==> flow/design.v <==
`timescale 1ns / 1ps
module AES_Composite_enc(Kin, Din, Dout, Krdy, Drdy, Kvld, Dvld, EN, BSY, CLK, RSTn, cc_out);  
   input  [127:0] Kin;   
   input [127:0]  Din;   
   output [127:0] Dout;  
   input          Krdy;  
   input          Drdy;  
   output         Kvld;  
   output         Dvld;  
   input          EN;    
   output         BSY;   
   input          CLK;   
   input          RSTn;  
   reg [127:0]    dat,key, rkey;
   reg [15:0]      dat0,dat1,dat2,dat3,dat4,dat5,dat6,dat7;   
   wire [127:0]   dat_next,rkey_next;
   wire [15:0] dat_next0;
   reg [79:0]      rnd;  
   reg [7:0]      rcon; 
   reg            sel;   
   reg            Dvld, Kvld, BSY;
   wire           rst;
	reg [79:0]      store;
   reg            m;
   reg [1:0]      n;
   reg [2:0]      k;
   reg [3:0]      l;
   reg [3:0] d;
   reg [7:0] i;  
   (* keep = "true" *) (* s = "true" *) output reg [31:0] cc_out;
   reg [31:0] R;
   wire [31:0] r;
   wire [31:0] b;
	reg [3:0] j;
	reg on;
assign rst = ~RSTn;
aes_core dut1(sel,i,dat,dat0,dat1,dat2,dat3,dat4,dat5,dat6,rkey_next,dat_next,dat_next0); 
KeyExpantion keyexpantion (.kin(rkey), .kout(rkey_next), .rcon(rcon));
always @(posedge CLK or posedge rst) begin
      if (rst)     Dvld <= 0;
      else if (EN) Dvld <= sel;
   end
   always @(posedge CLK or posedge rst) begin
      if (rst) Kvld <= 0;
      else if (EN) Kvld <= Krdy;
   end
   always @(posedge CLK or posedge rst) begin
      if (rst) BSY <= 0;
      else if (EN) BSY <= Drdy || (rnd[79:1] | sel);
   end  
 always@(posedge CLK or posedge rst)
 begin
  if(rst) i<=8'd0; 
  else if (EN) begin
       if(i[7])         i<=8'd1;
       else if(Drdy)    i<=8'd1;
       else if(~rnd[0]) i<={i[6:0],i[7]};
 end
 end
 always @(posedge CLK or posedge rst) begin
      if (rst)     sel <= 0;
      else if (EN) sel <= rnd[79];
   end
 always @(posedge CLK or posedge rst) begin
      if (rst)
      begin
              dat <= 128'h0;
              dat7<=16'h0;
      end
      else if (EN) begin
         if (Drdy)   
         begin             
         dat <= Din ^ Kin;
         end
         else if ((i[7]) && (~rnd[0]|sel)) 
            begin
            dat <= dat_next;   
            dat7<=dat_next0;   
            end
      end
   end
 always @(posedge CLK or posedge rst) begin
      if (rst)                 dat0 <= 16'h0;
      else if (EN) begin
          if ((i[0]) && (~rnd[0]|sel))  dat0 <= dat_next0;   
      end
   end
 always @(posedge CLK or posedge rst) begin
      if (rst)                 dat1 <= 16'h0;
      else if (EN) begin
          if ((i[1]) && (~rnd[0]|sel))  dat1 <= dat_next0; 
      end
   end
 always @(posedge CLK or posedge rst) begin
      if (rst)                 dat2 <= 16'h0;
      else if (EN) begin
          if ((i[2]) && (~rnd[0]|sel))  dat2 <= dat_next0; 
      end
   end
  always @(posedge CLK or posedge rst) begin
      if (rst)                 dat3 <= 16'h0;
      else if (EN) begin
          if ((i[3]) && (~rnd[0]|sel))  dat3<= dat_next0; 
      end
   end
always @(posedge CLK or posedge rst) begin
      if (rst)                 dat4 <= 16'h0;
      else if (EN) begin
          if ((i[4]) && (~rnd[0]|sel))  dat4<= dat_next0; 
      end
   end
always @(posedge CLK or posedge rst) begin
      if (rst)                 dat5 <= 16'h0;
      else if (EN) begin
          if ((i[5]) && (~rnd[0]|sel))  dat5<= dat_next0; 
      end
   end
always @(posedge CLK or posedge rst) begin
      if (rst)                 dat6 <= 16'h0;
      else if (EN) begin
          if ((i[6]) && (~rnd[0]|sel))  dat6<= dat_next0; 
      end
   end
 assign Dout = dat; 
 always @(posedge CLK or posedge rst) begin
      if (rst)     key <= 128'h0;
      else if (EN)
        if (Krdy)  key <= Kin;
   end
   always @(posedge CLK or posedge rst) begin
      if (rst)         rkey <= 128'h0;
      else if (EN) begin
         if (Krdy)        rkey <= Kin;
         else if (rnd[0] && ~on) rkey <= key;
         else if (i[7] && (~rnd[0]|sel)) rkey <= rkey_next;
      end
   end 
 always @(posedge CLK or posedge rst) begin
     if (rst)          rcon <= 8'h01;
     else if (EN) begin
        if (Drdy)    rcon <= 8'h01;
        else if ((i[7])&& ~rnd[0]) rcon <= xtime(rcon);
     end
   end
   function [7:0] xtime;
      input [7:0] x;
      xtime = (x[7]==1'b0)? {x[6:0],1'b0} : {x[6:0],1'b0} ^ 8'h1B;
   endfunction
	always @(posedge CLK or posedge rst) begin
      if (rst)                 m <= 1'b0;
		else if (m!=1'b0)           m <= 1'b0;
      else if (EN && (~store[0]) && (rnd[8] | rnd[72]) && d[0])   m <= 1'b1;
      else m <= 1'b0;
   end
   always @(posedge CLK or posedge rst) begin
      if (rst)                 n <= 2'b00;
		else if (n!=2'd0)           n <= {1'b0,n[1]};
      else if (EN && (~store[0]) && (rnd[8] | rnd[72]) && d[1])   n <= 2'b10;
		else n <= 2'd0;
   end
   always @(posedge CLK or posedge rst) begin
      if (rst)                 k <= 3'b000;
		else if (k!=3'd0)           k <= {1'b0,k[2:1]};    
      else if (EN && (~store[0]) && (rnd[8] | rnd[72]) && d[2])   k <= 3'b100;
		else k <= 3'd0;
   end
   always @(posedge CLK or posedge rst) begin
      if (rst)                 l <= 4'b0000;
		else if (l!=4'd0)           l <= {1'b0,l[3:1]};
      else if (EN && (~store[0]) && (rnd[8] | rnd[72]) && d[2])   l <= 4'b1000;
		else l <= 4'd0;
   end
	always @ (posedge CLK or posedge rst) begin
	   if (rst) on <= 1'b0;
		else if (rnd[8] | rnd[72] && ~store[0]) on <= 1'b1;
		else if ((!m) && (!n) && (!k) && (!l)) on <= 1'b0;
	end
	wire h = (on && (!m) && (!n) && (!k) && (!l));
	always @(posedge CLK or posedge rst) begin
      if (rst)    begin    rnd <= 80'd1;  store <= 80'd1; end
      else if (EN) begin
         if (Drdy)  begin       rnd <= {rnd[78:0], rnd[79]};  store <= 80'd0; end
         else if ((rnd[8] | rnd[72] && ~store[0]) || h)  begin 
                 if(store==80'd0) begin store <= {rnd[78:0], rnd[79]}; rnd <= 80'd1;  end
                 else if ((!m) && (!n) && (!k) && (!l)) begin rnd <= store; store <= 80'd0; end    
         end
			else if(~rnd[0])  rnd <= {rnd[78:0],rnd[79]};
      end
   end
   assign r = R;
   assign b = cc_out;
   always @ (posedge CLK or posedge rst) begin
   if (rst) R <= 32'hffffffff;
	else R <= cc_out;
   end
    always @ (posedge CLK or posedge rst) begin
      if (rst) j <= 4'd0;
		else if (sel) j <= 4'd0;
      else if (i[7]) j <= j + 4'd1;
      else j <= j;
    end
	wire g = ((|rnd[8:0]) || (j == 4'd9)) && BSY;
	always @ (*) begin
     if (rst) cc_out <= R;
     else if (g) begin  
		 case (dat_next0[1:0]%4)
         2'd0: cc_out[31:0] <= (r[0]==0)?(r[31:0]>>1):(r[31:0]<<1)+r[31:0]+32'd1;
         2'd1: cc_out[31:0] <= (r[0]==0)?(r[31:0]>>1):(r[31:0]<<2)+32'd1;
         2'd2: cc_out[31:0] <= (r[0]==0)?(r[31:0]>>1):(r[31:0]<<2)+r[31:0]+32'd1;
         2'd3: cc_out[31:0] <= (r[0]==0)?(r[31:0]>>1):(r[31:0]<<2)+(r[31:0]<<1)+32'd1;
         default: cc_out <= R;
       endcase
     end
     else cc_out <= R;
    end
	 wire [1:0]  p;
    assign p=cc_out%4;
    always@(*) begin
     case(p)
     0: begin d=4'b0001; end
     1: begin d=4'b0010; end
     2: begin d=4'b0100; end
     3: begin d=4'b1000; end
     endcase
	 end
endmodule
module aes_core(sel,i,dat,din0,din1,din2,din3,din4,din5,din6,k,datout,dout);
input sel;
input [7:0]i;
input [15:0] din0,din1,din2,din3,din4,din5,din6;
output reg[15:0] dout;
input [127:0] dat,k;
output [127:0] datout;
reg [15:0] a;
wire [15:0]b;  
wire [127:0]data,data1,data2;
wire [127:0] rx;  
wire [127:0] rs;  
wire [31:0] mx0,mx1,mx2,mx3;  
wire [31:0] my0,my1,my2,my3;  
masoleh f(a,b);
always@(*)begin 
    case(i)
    8'd1: begin
        a<=dat[127:112];
        dout<=b;
    end
    8'd2: begin
        a<=dat[111:96];
        dout<=b;
    end
    8'd4: begin
        a<=dat[95:80];
        dout<=b;
    end
    8'd8: begin
        a<=dat[79:64];
        dout<=b;
    end
    8'd16: begin
        a<=dat[63:48];
        dout<=b;
    end
    8'd32: begin
        a<=dat[47:32];
        dout<=b;
    end
    8'd64: begin
        a<=dat[31:16];
        dout<=b;
    end
    8'd128: begin
        a<=dat[15:0];
        dout<=b;
    end
	 default: begin
	     a<=dat[15:0];
        dout<=b;
	 end
    endcase
end
row_shift f17(rx,rs);
MixColumns f18(mx0,my0);
MixColumns f19(mx1,my1);
MixColumns f20(mx2,my2);
MixColumns f21(mx3,my3);
 assign data={din0,din1,din2,din3,din4,din5,din6,b};
 assign rx=data;
 assign data1=rs;
 assign {mx0,mx1,mx2,mx3}=data1;
 assign data2={my0,my1,my2,my3};
 assign datout=(sel)?data1^k:data2^k;
endmodule
module MixColumns(x, y);
   input  [31:0]  x;
   output [31:0]  y;
   wire [7:0]    a0, a1, a2, a3;
   wire [7:0]    b0, b1, b2, b3;
   assign a0 = x[31:24];
   assign a1 = x[23:16];
   assign a2 = x[15: 8];
   assign a3 = x[ 7: 0];
   assign b0 = xtime(a0);
   assign b1 = xtime(a1);
   assign b2 = xtime(a2);
   assign b3 = xtime(a3);
   assign y[31:24] =    b0 ^ a1^b1 ^ a2    ^ a3;
   assign y[23:16] = a0        ^b1 ^ a2^b2 ^ a3;
   assign y[15: 8] = a0    ^ a1        ^b2 ^ a3^b3;
   assign y[ 7: 0] = a0^b0 ^ a1    ^ a2        ^b3;
   function [7:0] xtime;
      input [7:0] x;
      xtime = (x[7]==1'b0)? {x[6:0],1'b0} : {x[6:0],1'b0} ^ 8'h1B;
   endfunction
endmodule  
module KeyExpantion (kin, kout, rcon);
   input [127:0]  kin;
   output [127:0] kout;
   input [7:0] 	  rcon;
   wire [31:0]   ws,wr, w0, w1, w2, w3;
   wire [15:0] ws1,ws2;
   masoleh max1({kin[23:16],kin[15:8]},ws1);
   masoleh max2({kin[7:0],kin[31:24]},ws2);
   assign ws={ws1,ws2};
   assign wr = {(ws[31:24] ^ rcon), ws[23:0]};
   assign w0 = wr ^ kin[127:96];
   assign w1 = w0 ^ kin[95:64];
   assign w2 = w1 ^ kin[63:32];
   assign w3 = w2 ^ kin[31:0];
   assign kout = {w0, w1, w2, w3};
endmodule  
module masoleh(x,y);  
input [15:0] x;
output [15:0] y;
wire [7:0] byte_in1, byte_in2;
wire [7:0] byte_out1, byte_out2;
assign byte_in1 = x[15:8];
assign byte_in2 = x[7:0];
Newlight_sbox cm1(byte_in1, byte_out1);
Newlight_sbox cm2(byte_in2, byte_out2);
assign y = {byte_out1, byte_out2};
endmodule
module Newlight_sbox( input [7:0] g,
                      output [7:0] s
    );
wire y1,y2,y3,y4,y5,y6,y7,y8,y9,y10,y11,y12,y13,y14,y15,y16,y17,y18;
wire l1,l2,l3,l4;
wire x1,x2,x3,x4;
wire r1,r2,r3,r4,r5,r6,r7,r8,r9,r10,r11,r12;
In_tf m1 (.g(g),.a0(y1),.a1(y2),.a2(y3),.a3(y4),.b0(y5),.b1(y6),.b2(y7),.b3(y8),
          .a01(y9),.a02(y10),.a13(y11),.a23(y12),.ap(y13),.b01(y14),.b02(y15),.b13(y16),.b23(y17),.bp(y18)   );
expo_comp m2 (.a0(y1) ,.a1(y2),.a2(y3),.a3(y4),.b0(y5),.b1(y6),.b2(y7),.b3(y8),
           .a01(y9),.a02(y10),.a13(y11),.a23(y12),.ap(y13),.b01(y14),.b02(y15),.b13(y16),.b23(y17),.bp(y18),.d0(l1),.d1(l2),.d2(l3),.d3(l4));
Inv_4 m3 (   .d0(l1),.d1(l2),.d2(l3),.d3(l4),.e0(x1),.e1(x2),.e2(x3),.e3(x4)  );
mul_out m4 ( .e0(x1),.e1(x2),.e2(x3),.e3(x4),.a0(y1),.a1(y2),.a2(y3),.a3(y4),.b0(y5),.b1(y6),.b2(y7),.b3(y8),
             .a01(y9),.a02(y10),.a13(y11),.a23(y12),.ap(y13),.b01(y14),.b02(y15),.b13(y16),.b23(y17),.bp(y18),
             .w0(r1),.w1(r2),.w2(r3),.w3(r4),.w4(r5),.w5(r6),.z0(r7),.z1(r8),.z2(r9),.z3(r10),.z4(r11),.z5(r12) );
out_tf m5 (  .w0(r1),.w1(r2),.w2(r3),.w3(r4),.w4(r5),.w5(r6),.z0(r7),.z1(r8),.z2(r9),.z3(r10),.z4(r11),.z5(r12),.s(s));            
endmodule
module In_tf(input [7:0] g,
             output a0,a1,a2,a3,b0,b1,b2,b3,
             output a01,a02,a13,a23,ap,b01,b02,b13,b23,bp
             );
             wire t0,t1;
assign a0 = b3^g[4];
assign a1 = a13^a3;
assign a2 = b3^g[7];
assign a3 = b3^g[1];
assign b0 = g[0];
assign b1 = b01^g[0];
assign b2 = b0^b02;
assign b3 = b23^b2;
assign a01 = a23^ap;
assign a02 = g[7]^g[4];
assign a13 = g[7]^g[2];
assign a23 = g[7]^g[1];
assign ap = g[4]^g[2];
assign b01 = t0^a01;
assign b02 = t1^g[6];
assign b13 = b02^bp;
assign b23 = t1^g[5];
assign bp = b23^b01;
assign t0 = g[3]^g[2];
assign t1 = t0^g[1]; 
endmodule
module expo_comp( input a0,a1,a2,a3,b0,b1,b2,b3,a01,a02,a13,a23,ap,b01,b02,b13,b23,bp,
                  output d0,d1,d2,d3  );
assign d0 = ~(a01&b01)^(~(a02&b02))^(~(a0&b0))^(~(a13|b13));
assign d1 = ~(a01&b01)^(~(a02|b02))^(~(a1&b1))^(~(ap&bp));
assign d2 = ~(a2|b2)^(~(a13&b13))^(~(a23&b23))^(~(a02&b02));
assign d3 = ~(a3&b3)^(~(ap&bp))^(~(a23|b23))^(~(a02&b02));                 
endmodule
module Inv_4( input d0,d1,d2,d3,
              output e0,e1,e2,e3 );
   assign e0 = d3&(d0^d1) | d2&((~d0)|d3);
   assign e1 = (~d2)&d3&(d0^~d1) | d2&(d1|(~d3));           
   assign e2 = d1&(d2^d3) | d0&((~d2)|d1);   
   assign e3 = (~d0)&d1&(d2^~d3) | d0&(d3 | (~d1));       
endmodule
module mul_out( input a0,a1,a2,a3,b0,b1,b2,b3,a01,a02,a13,a23,ap,b01,b02,b13,b23,bp,
                      e0,e1,e2,e3,
                output w0,w1,w2,w3,w4,w5,
                output z0,z1,z2,z3,z4,z5      
    );
  wire e02,e13;
assign  e02 = e0^e2;
assign  e13 = e1^e3;
assign w0 = ~(b1&e0)^(~(b01&e1)); 
assign w1 = ~(b0&e1)^(~(b01&e0));
assign w2 = ~(b3&e2)^(~(b23&e3));
assign w3 = ~(b2&e3)^(~(b23&e2));
assign w4 = ~(b13&e13)^(~(b02&e02));
assign w5 = ~(bp&e13)^(~(b13&e02));
assign z0 = ~(a1&e0)^(~(a01&e1));
assign z1 = ~(a0&e1)^(~(a01&e0));
assign z2 = ~(a3&e2)^(~(a23&e3));
assign z3 = ~(a2&e3)^(~(a23&e2));
assign z4 = ~(a13&e13)^(~(a02&e02));
assign z5 = ~(ap&e13)^(~(a13&e02));   
endmodule
module out_tf( input w0,w1,w2,w3,w4,w5,
               input z0,z1,z2,z3,z4,z5,
               output [7:0] s
                                         );
 wire t2,t3,t4,t5,t6;                                        
 assign t2 = w3^z1^z5;                                        
 assign t3 = w0^w2;
 assign t4 = w3^w5;
 assign t5 = w0^w4;  
 assign t6 = t5^z2;
 assign s[7] = t2^w5;
 assign s[6] = t4^~s[4];
 assign s[5] = t6^~z4;
 assign s[4] = t2^w1;
 assign s[3] = t3^s[4];
 assign s[2] = t6^z0^s[7];
 assign s[1] = t5^t4^s[0];
 assign s[0] = ~(t3^z3^z5);
endmodule
module row_shift(sb,rs);
input [127:0] sb;
output reg [127:0] rs;
always@(sb)
begin
       rs[127:120] = sb[127:120];  
       rs[119:112] = sb[87:80];  
       rs[111:104] = sb[47:40];  
       rs[103:96]  = sb[7:0];    
       rs[95:88]   = sb[95:88];  
       rs[87:80]   = sb[55:48];  
       rs[79:72]   = sb[15:8];   
       rs[71:64]   = sb[103:96]; 
       rs[63:56]   = sb[63:56];  
       rs[55:48]   = sb[23:16];  
       rs[47:40]   = sb[111:104]; 
       rs[39:32]   = sb[71:64];  
       rs[31:24]   = sb[31:24];  
       rs[23:16]   = sb[119:112];  
       rs[15:8]    = sb[79:72];  
       rs[7:0]     = sb[39:32];  
end                 
endmodule
Memo
Re: synthesis data of AES_Composite_enc

---- Reports on AES_Composite_enc ----
Tool output for the design above before and after an edit, in the order of the flow.
Lines under "original" count in the file above, lines under "edited" in the edited file.
"difference": "edited" minus "original" as printed here. "relative change": 100 x difference / "original".
Operators carry their Yosys type and port widths (W data, S select, Z words).
Cell names lack the library's common part.
Not given: --
inputs
  design top .............................. AES_Composite_enc
  clock input ............................. CLK
  cell library ............................ sky130hd
  timing corner ........................... tt_025C_1v80

---- Diff ----
The edit as a unified diff against the file above.
The edited RTL no longer does the same as the RTL above: the edit was made by script, with no optimisation intended.
begin of diff
@@ -283,5 +283,8 @@
 MixColumns f18(mx0,my0);
 MixColumns f19(mx1,my1);
-MixColumns f20(mx2,my2);
+wire [31:0] my2_a, my2_b;
+MixColumns f20(mx2,my2_a);
+MixColumns f20_2 (~mx2, my2_b);
+assign my2 = my2_a ^ my2_b;
 MixColumns f21(mx3,my3);
  assign data={din0,din1,din2,din3,din4,din5,din6,b};
end of diff

---- Word level ----
Yosys after proc, flatten, opt, wreduce and memory -nomap, before mapping. Memory bits, and registers merged into a memory's read port (data or address), are not among the register bits. Print and check cells are not counted. Equal cells are merged and count once.
word-level totals
  element                  original  edited  difference  relative change (%)
  register bits            723       723     0           0.00
  input port bits          261       261     0           0.00
  output and inout bits    163       163     0           0.00
  cells after elaboration  1231      1257    +26         +2.11
operators by class
  element               original  edited  difference  relative change (%)
  $add $sub $neg        8         8       0           0.00
  eq/ne operators       17        17      0           0.00
  muxes and demuxes     58        62      +4          +6.90
  bitwise logic cells   1061      1083    +22         +2.07
  reduce/logical cells  60        60      0           0.00
operators by type and width
  operator          original  edited  difference  relative change (%)
  $xor A8 B8 Y8     65        81      +16         +24.62
  $mux W5           17        21      +4          +23.53
  $not A4 Y4        17        21      +4          +23.53
  $xor A32 B32 Y32  4         5       +1          +25.00
  $not A32 Y32      0         1       +1          --
Operator kinds equal on both sides are left out: 49.

---- Logic depth ----
Depth = most cells in a row (Yosys ltp): at word level without a register or memory, in the mapped netlist without a sequential cell, where the memories' decode and read muxes count.
logic depth
  element                       original  edited  difference  relative change (%)
  depth after elaboration       34        34      0           0.00
  ABC_AREA                      0         0       --          --
  mapped depth                  45        44      -1          -2.22
  mapped depth without buffers  37        37      0           0.00

---- Mapped cells and area ----
Yosys stat after the flow's synthesis: flattened, memories mapped to cells. It holds for the ABC_AREA given above (unset counts as 0); a run with the other value may have another netlist.
mapped netlist
  element                 original   edited     difference  relative change (%)
  mapped cells            6466       6408       -58         -0.90
  synthesis area (sq mm)  0.0540131  0.0516483  -0.0023648  -4.38
  mapped flip-flops       723        723        0           0.00
  buffers                 511        485        -26         -5.09
cell types
  cell      original  edited  difference  relative change (%)
  nand2_1   932       1252    +320        +34.33
  mux2_2    145       23      -122        -84.14
  xnor2_1   860       762     -98         -11.40
  o21ai_0   708       658     -50         -7.06
  clkbuf_1  443       401     -42         -9.48
  a211oi_1  102       66      -36         -35.29
  xor2_1    328       350     +22         +6.71
  nand2b_1  28        49      +21         +75.00
  nor2_1    449       431     -18         -4.01
  xnor3_1   32        17      -15         -46.88
  and3_1    47        61      +14         +29.79
  nand3b_1  43        29      -14         -32.56
  inv_1     72        60      -12         -16.67
  or3_1     26        15      -11         -42.31
  o211ai_1  18        28      +10         +55.56
  a22oi_1   105       114     +9          +8.57
  buf_2     20        29      +9          +45.00
  buf_1     39        47      +8          +20.51
Cell types equal on both sides are left out: 19.
Not every row of either side is listed.
By module: a second synthesis without flattening, with its own total; a netlist apart from the flattened one above.
unflattened totals
  element                                          original   edited     difference  relative change (%)
  cells (unflattened synthesis)                    5638       5828       +190        +3.37
  area total of the unflattened synthesis (sq mm)  0.0540343  0.0558686  +0.0018343  +3.39
Rows give one instance, submodules left out.
modules, original
  module             times used  cells  area (sq mm)  sequential area (sq mm)
  AES_Composite_enc  1           3881   0.0369567     0.0181361
  MixColumns         4           82     0.0013425     0
  aes_core           1           394    0.0034158     0
  In_tf              6           29     0.0003341     0
  KeyExpantion       1           175    0.0015502     0
  mul_out            6           38     0.0002127     0
  out_tf             6           16     0.0001702     0
  row_shift          1           128    0.0009609     0
  expo_comp          6           24     0.0001526     0
  Inv_4              6           15     0.0000938     0
  Newlight_sbox      6           0      0             0
  masoleh            3           0      0             0
modules, edited
  module             times used  cells  area (sq mm)  sequential area (sq mm)
  AES_Composite_enc  1           3881   0.0369567     0.0181361
  MixColumns         5           82     0.0013425     0
  aes_core           1           502    0.0039075     0
  In_tf              6           29     0.0003341     0
  KeyExpantion       1           175    0.0015502     0
  mul_out            6           38     0.0002127     0
  out_tf             6           16     0.0001702     0
  row_shift          1           128    0.0009609     0
  expo_comp          6           24     0.0001526     0
  Inv_4              6           15     0.0000938     0
  Newlight_sbox      6           0      0             0
  masoleh            3           0      0             0

---- Worst setup path after synthesis ----
Path of least setup slack by OpenSTA after synthesis, without wires, with an ideal clock, recovery checks aside; 20% of the period is set as input and as output delay. Where synthesis merged equal registers, the netlist keeps one of their names.
timing after synthesis
  element                            original            edited              difference  relative change (%)
  path kind                          register to output  register to output  --          --
  from                               reg i[1]            reg i[3]            --          --
  to                                 out cc_out[16]      out cc_out[23]      --          --
  period (ns)                        14.0                14.0                0.0         0.00
  launch time at the first pin (ns)  0.000               0.000               0.000       --
  data arrival time (ns)             8.818               8.126               -0.692      -7.85
  required time (ns)                 11.200              11.200              0.000       0.00
  slack (ns)                         2.382               3.074               +0.692      --
  delay of the path (ns)             8.818               8.126               -0.692      -7.85
  driving pins on the path           40                  43                  +3          +7.50
  buffers on the path                5                   9                   +4          +80.00
  synthesis period reached (ns)      11.618              10.926              -0.692      -5.96
"delay of the path" = arrival - input delay + setup time.
At an output port there is no setup time.
"driving pins on the path": output pins that drive a net of the path, with the launching flip-flop's if there is one; two outputs of one cell count as two.
"synthesis period reached" is the clock period less the worst setup slack; recovery checks do not enter. This is arithmetic on one report: input and output delays are still those of the set period (20% each).
Between the ends stands the longest chain of elaborated cells between them, by number of cells; it is not shown to be the way that was timed. Of several equally long chains one is given.
A line is the first line of the expression or statement that the cell stems from. Yosys adds cells for indexed reads and writes and turns some case tables into memories.
A register here has more assigning lines than the two given.
between the ends, after synthesis, original
  path through ............................ dfrtp_1 > buf_6 > or4_4 > or3_4 > and4_1 > buf_2 > nor4_4 > nor2_2 > xnor2_1 > xnor2_1 > ha_1 > or4_1 > a22oi_1 > xnor2_1 > xnor2_1 > xnor2_1 > inv_1 > ha_1 > (+4 left out) > xor2_2 > xnor3_1 > clkbuf_1 > inv_1 > ha_1 > clkbuf_1 > clkinv_1 > a21oi_1 > or2_2 > clkbuf_1 > nor2_1 > nor2_1 > a21oi_1 > o21ai_0 > a21oi_1 > o21ai_0 > o21ai_0 > o21ai_0
  cells in the longest elaborated chain ... 29
  elaborated cells on any way between the ends .. 141
RTL lines, path after synthesis, original
  element                     RTL line  RTL
  from (decl)                 29        reg [7:0] i;
  from (assign)               53        if(rst) i<=8'd0;
  from (assign)               57        else if(~rnd[0]) i<={i[6:0],i[7]};
  $eq A8 B7 Y1                243       case(i)
  $pmux W16 S7                243
  $xor A1 B1 Y1               383       assign t0 = g[3]^g[2];
  $xor A1 B1 Y1               384       assign t1 = t0^g[1];
  $xor A1 B1 Y1               379       assign b02 = t1^g[6];
  $xor A1 B1 Y1               371       assign b2 = b0^b02;
  $xor A1 B1 Y1               372       assign b3 = b23^b2;
  (+14 left out)              --
  $xor A1 B1 Y1 (2 in a row)  438       assign s[0] = ~(t3^z3^z5);
  $not A1 Y1                  438
  $xor A1 B1 Y1               437       assign s[1] = t5^t4^s[0];
  $eq A2 B2 Y1                206       case (dat_next0[1:0]%4)
  $pmux W32 S4                206
  $mux W32                    205       else if (g) begin
  $mux W32                    204       if (rst) cc_out <= R;
  to (decl)                   30        (* keep = "true" *) (* s = "true" *) output reg [31:0] cc_out;
Some nets on the timed path still bear RTL names; the line given drives or declares the net.
nets with RTL names, path after synthesis, original
  net           RTL line
  dat_next0[0]  438
between the ends, after synthesis, edited
  path through ............................ dfrtp_1 > clkbuf_1 > nor2b_1 > buf_2 > o211ai_1 > and4b_1 > clkbuf_1 > clkbuf_1 > nand2_1 > and2_1 > xnor2_1 > inv_1 > ha_1 > clkbuf_1 > xnor2_1 > mux2i_1 > xnor2_1 > xor2_1 > (+7 left out) > buf_2 > a21oi_1 > xor2_1 > xnor3_1 > inv_2 > ha_1 > inv_1 > a21oi_1 > or2_2 > clkbuf_1 > nor2_1 > nor2_1 > a21oi_1 > o21ai_0 > a21oi_1 > o21ai_0 > o21ai_0 > o21ai_0
  cells in the longest elaborated chain ... 29
  elaborated cells on any way between the ends .. 141
RTL lines, path after synthesis, edited
  element                     RTL line  RTL
  from (decl)                 29        reg [7:0] i;
  from (assign)               53        if(rst) i<=8'd0;
  from (assign)               57        else if(~rnd[0]) i<={i[6:0],i[7]};
  $eq A8 B7 Y1                243       case(i)
  $pmux W16 S7                243
  $xor A1 B1 Y1               386       assign t0 = g[3]^g[2];
  $xor A1 B1 Y1               387       assign t1 = t0^g[1];
  $xor A1 B1 Y1               382       assign b02 = t1^g[6];
  $xor A1 B1 Y1               374       assign b2 = b0^b02;
  $xor A1 B1 Y1               375       assign b3 = b23^b2;
  (+14 left out)              --
  $xor A1 B1 Y1 (2 in a row)  441       assign s[0] = ~(t3^z3^z5);
  $not A1 Y1                  441
  $xor A1 B1 Y1               440       assign s[1] = t5^t4^s[0];
  $eq A2 B2 Y1                206       case (dat_next0[1:0]%4)
  $pmux W32 S4                206
  $mux W32                    205       else if (g) begin
  $mux W32                    204       if (rst) cc_out <= R;
  to (decl)                   30        (* keep = "true" *) (* s = "true" *) output reg [31:0] cc_out;
nets with RTL names, path after synthesis, edited
  net           RTL line
  dat_next0[0]  441

---- Path in the finished layout ----
From the final timing report of each run of pair 1: the path of least setup slack in the routed layout; clock arrival at registers is part of the times.
timing after layout
  element                            original            edited              difference  relative change (%)
  path kind                          register to output  register to output  --          --
  from                               reg i[1]            reg i[1]            --          --
  to                                 out cc_out[9]       out cc_out[23]      --          --
  period (ns)                        13.6                13.6                0.0         0.00
  launch time at the first pin (ns)  0.74                0.72                -0.02       -2.70
  data arrival time (ns)             10.14               10.24               +0.10       +0.99
  required time (ns)                 10.88               10.88               0.00        0.00
  slack (ns)                         0.74                0.64                -0.10       --
  driving pins on the path           37                  39                  +2          +5.41
  buffers on the path                4                   4                   0           0.00
Between the ends stands the longest chain of elaborated cells between them, by number of cells; it is not shown to be the way that was timed. Of several equally long chains one is given.
A register here has more assigning lines than the two given.
between the ends, after layout, original
  path through ............................ dfrtp_1 > or4_4 > or3_4 > nand4_1 > buf_6 > nor2_1 > a21oi_4 > xnor2_4 > ha_1 > or4_1 > a22oi_1 > xnor2_1 > xnor2_1 > xnor2_1 > inv_1 > ha_1 > or2_2 > mux2i_1 > a211oi_1 > buf_4 > mux4_2 > a21o_1 > xnor2_1 > xor2_1 > buf_4 > inv_1 > ha_1 > clkinv_1 > a21oi_1 > or2_2 > nor2_1 > nor2_4 > a221oi_1 > o221ai_1 > o21ai_0 > o21ai_0 > clkdlybuf4s50_1
  cells in the longest elaborated chain ... 29
  elaborated cells on any way between the ends .. 141
RTL lines, path after layout, original
  element                     RTL line  RTL
  from (decl)                 29        reg [7:0] i;
  from (assign)               53        if(rst) i<=8'd0;
  from (assign)               57        else if(~rnd[0]) i<={i[6:0],i[7]};
  $eq A8 B7 Y1                243       case(i)
  $pmux W16 S7                243
  $xor A1 B1 Y1               383       assign t0 = g[3]^g[2];
  $xor A1 B1 Y1               384       assign t1 = t0^g[1];
  $xor A1 B1 Y1               379       assign b02 = t1^g[6];
  $xor A1 B1 Y1               371       assign b2 = b0^b02;
  $xor A1 B1 Y1               372       assign b3 = b23^b2;
  (+14 left out)              --
  $xor A1 B1 Y1 (2 in a row)  438       assign s[0] = ~(t3^z3^z5);
  $not A1 Y1                  438
  $xor A1 B1 Y1               437       assign s[1] = t5^t4^s[0];
  $eq A2 B2 Y1                206       case (dat_next0[1:0]%4)
  $pmux W32 S4                206
  $mux W32                    205       else if (g) begin
  $mux W32                    204       if (rst) cc_out <= R;
  to (decl)                   30        (* keep = "true" *) (* s = "true" *) output reg [31:0] cc_out;
between the ends, after layout, edited
  path through ............................ dfrtp_1 > nor2b_4 > buf_4 > a22oi_1 > o22a_1 > nand3_1 > xor2_1 > nor2_1 > xnor2_1 > inv_1 > ha_2 > xnor3_1 > nor2_1 > xnor2_1 > xnor2_1 > buf_4 > inv_1 > ha_2 > (+3 left out) > a21oi_1 > xor2_1 > xnor3_2 > inv_2 > ha_1 > inv_1 > a21oi_1 > or2_4 > nor2_1 > nor2_1 > buf_4 > a21oi_1 > o21ai_0 > a21oi_1 > o21ai_0 > o21ai_0 > o21ai_0 > clkdlybuf4s50_1
  cells in the longest elaborated chain ... 29
  elaborated cells on any way between the ends .. 141
RTL lines, path after layout, edited
  element                     RTL line  RTL
  from (decl)                 29        reg [7:0] i;
  from (assign)               53        if(rst) i<=8'd0;
  from (assign)               57        else if(~rnd[0]) i<={i[6:0],i[7]};
  $eq A8 B7 Y1                243       case(i)
  $pmux W16 S7                243
  $xor A1 B1 Y1               386       assign t0 = g[3]^g[2];
  $xor A1 B1 Y1               387       assign t1 = t0^g[1];
  $xor A1 B1 Y1               382       assign b02 = t1^g[6];
  $xor A1 B1 Y1               374       assign b2 = b0^b02;
  $xor A1 B1 Y1               375       assign b3 = b23^b2;
  (+14 left out)              --
  $xor A1 B1 Y1 (2 in a row)  441       assign s[0] = ~(t3^z3^z5);
  $not A1 Y1                  441
  $xor A1 B1 Y1               440       assign s[1] = t5^t4^s[0];
  $eq A2 B2 Y1                206       case (dat_next0[1:0]%4)
  $pmux W32 S4                206
  $mux W32                    205       else if (g) begin
  $mux W32                    204       if (rst) cc_out <= R;
  to (decl)                   30        (* keep = "true" *) (* s = "true" *) output reg [31:0] cc_out;
Some nets on the timed path still bear RTL names; the line given drives or declares the net.
nets with RTL names, path after layout, edited
  net           RTL line
  dat_next0[0]  441

---- Flow runs ----
Runs of the flow (Yosys, OpenROAD) on both versions; the two runs of a pair have the same settings. The constraints put input and output delay at 20% of the set period each and load the outputs with 0.01 pF.
flow settings, pair 1
  CORE_UTILIZATION ........................ 40
  period_ns ............................... 13.6
  CAP_MARGIN .............................. 20
  CORE_MARGIN ............................. 2
  SLEW_MARGIN ............................. 20
results, pair 1
  element                                         original   edited     difference  relative change (%)
  synthesized cell area (sq mm)                   0.0540131  0.0516483  -0.0023648  -4.38
  die footprint (sq mm)                           0.137986   0.132012   -0.005974   -4.33
  standard-cell area of the final layout (sq mm)  0.0631543  0.0603016  -0.0028527  -4.52
  final utilization (%)                           47.2       47.2       0.0         --
  setup slack of the critical path (ns)           0.744      0.644      -0.100      --
  final setup TNS (ns)                            0.000      0.000      0.000       --
  worst hold slack (ns)                           0.378      0.371      -0.007      --
  achieved clock period (ns)                      12.856     12.956     +0.100      +0.78
flow settings, pair 2
  ABC_AREA ................................ 0
  CORE_ASPECT_RATIO ....................... 0.71
  CORE_MARGIN ............................. 3
  CORE_UTILIZATION ........................ 24
  GPL_TIMING_DRIVEN ....................... 1
  PLACE_DENSITY_LB_ADDON .................. 0.22
  SETUP_SLACK_MARGIN ...................... 0.46
  SLEW_MARGIN ............................. 15
  TNS_END_PERCENT ......................... 95
  period_ns ............................... 23.7
  CAP_MARGIN .............................. 20
results, pair 2
  element                                         original   edited     difference  relative change (%)
  synthesized cell area (sq mm)                   0.0540131  0.0516483  -0.0023648  -4.38
  die footprint (sq mm)                           0.230867   0.220884   -0.009983   -4.32
  standard-cell area of the final layout (sq mm)  0.0640289  0.0617843  -0.0022446  -3.51
  final utilization (%)                           28.7       29.1       +0.4        --
  setup slack of the critical path (ns)           5.867      5.154      -0.713      --
  final setup TNS (ns)                            0.000      0.000      0.000       --
  worst hold slack (ns)                           0.377      0.374      -0.003      --
  achieved clock period (ns)                      17.833     18.546     +0.713      +4.00
"achieved clock period" means the clock period less the worst setup slack. The figure is calculated, with input and output delays left at 20% of the set period.
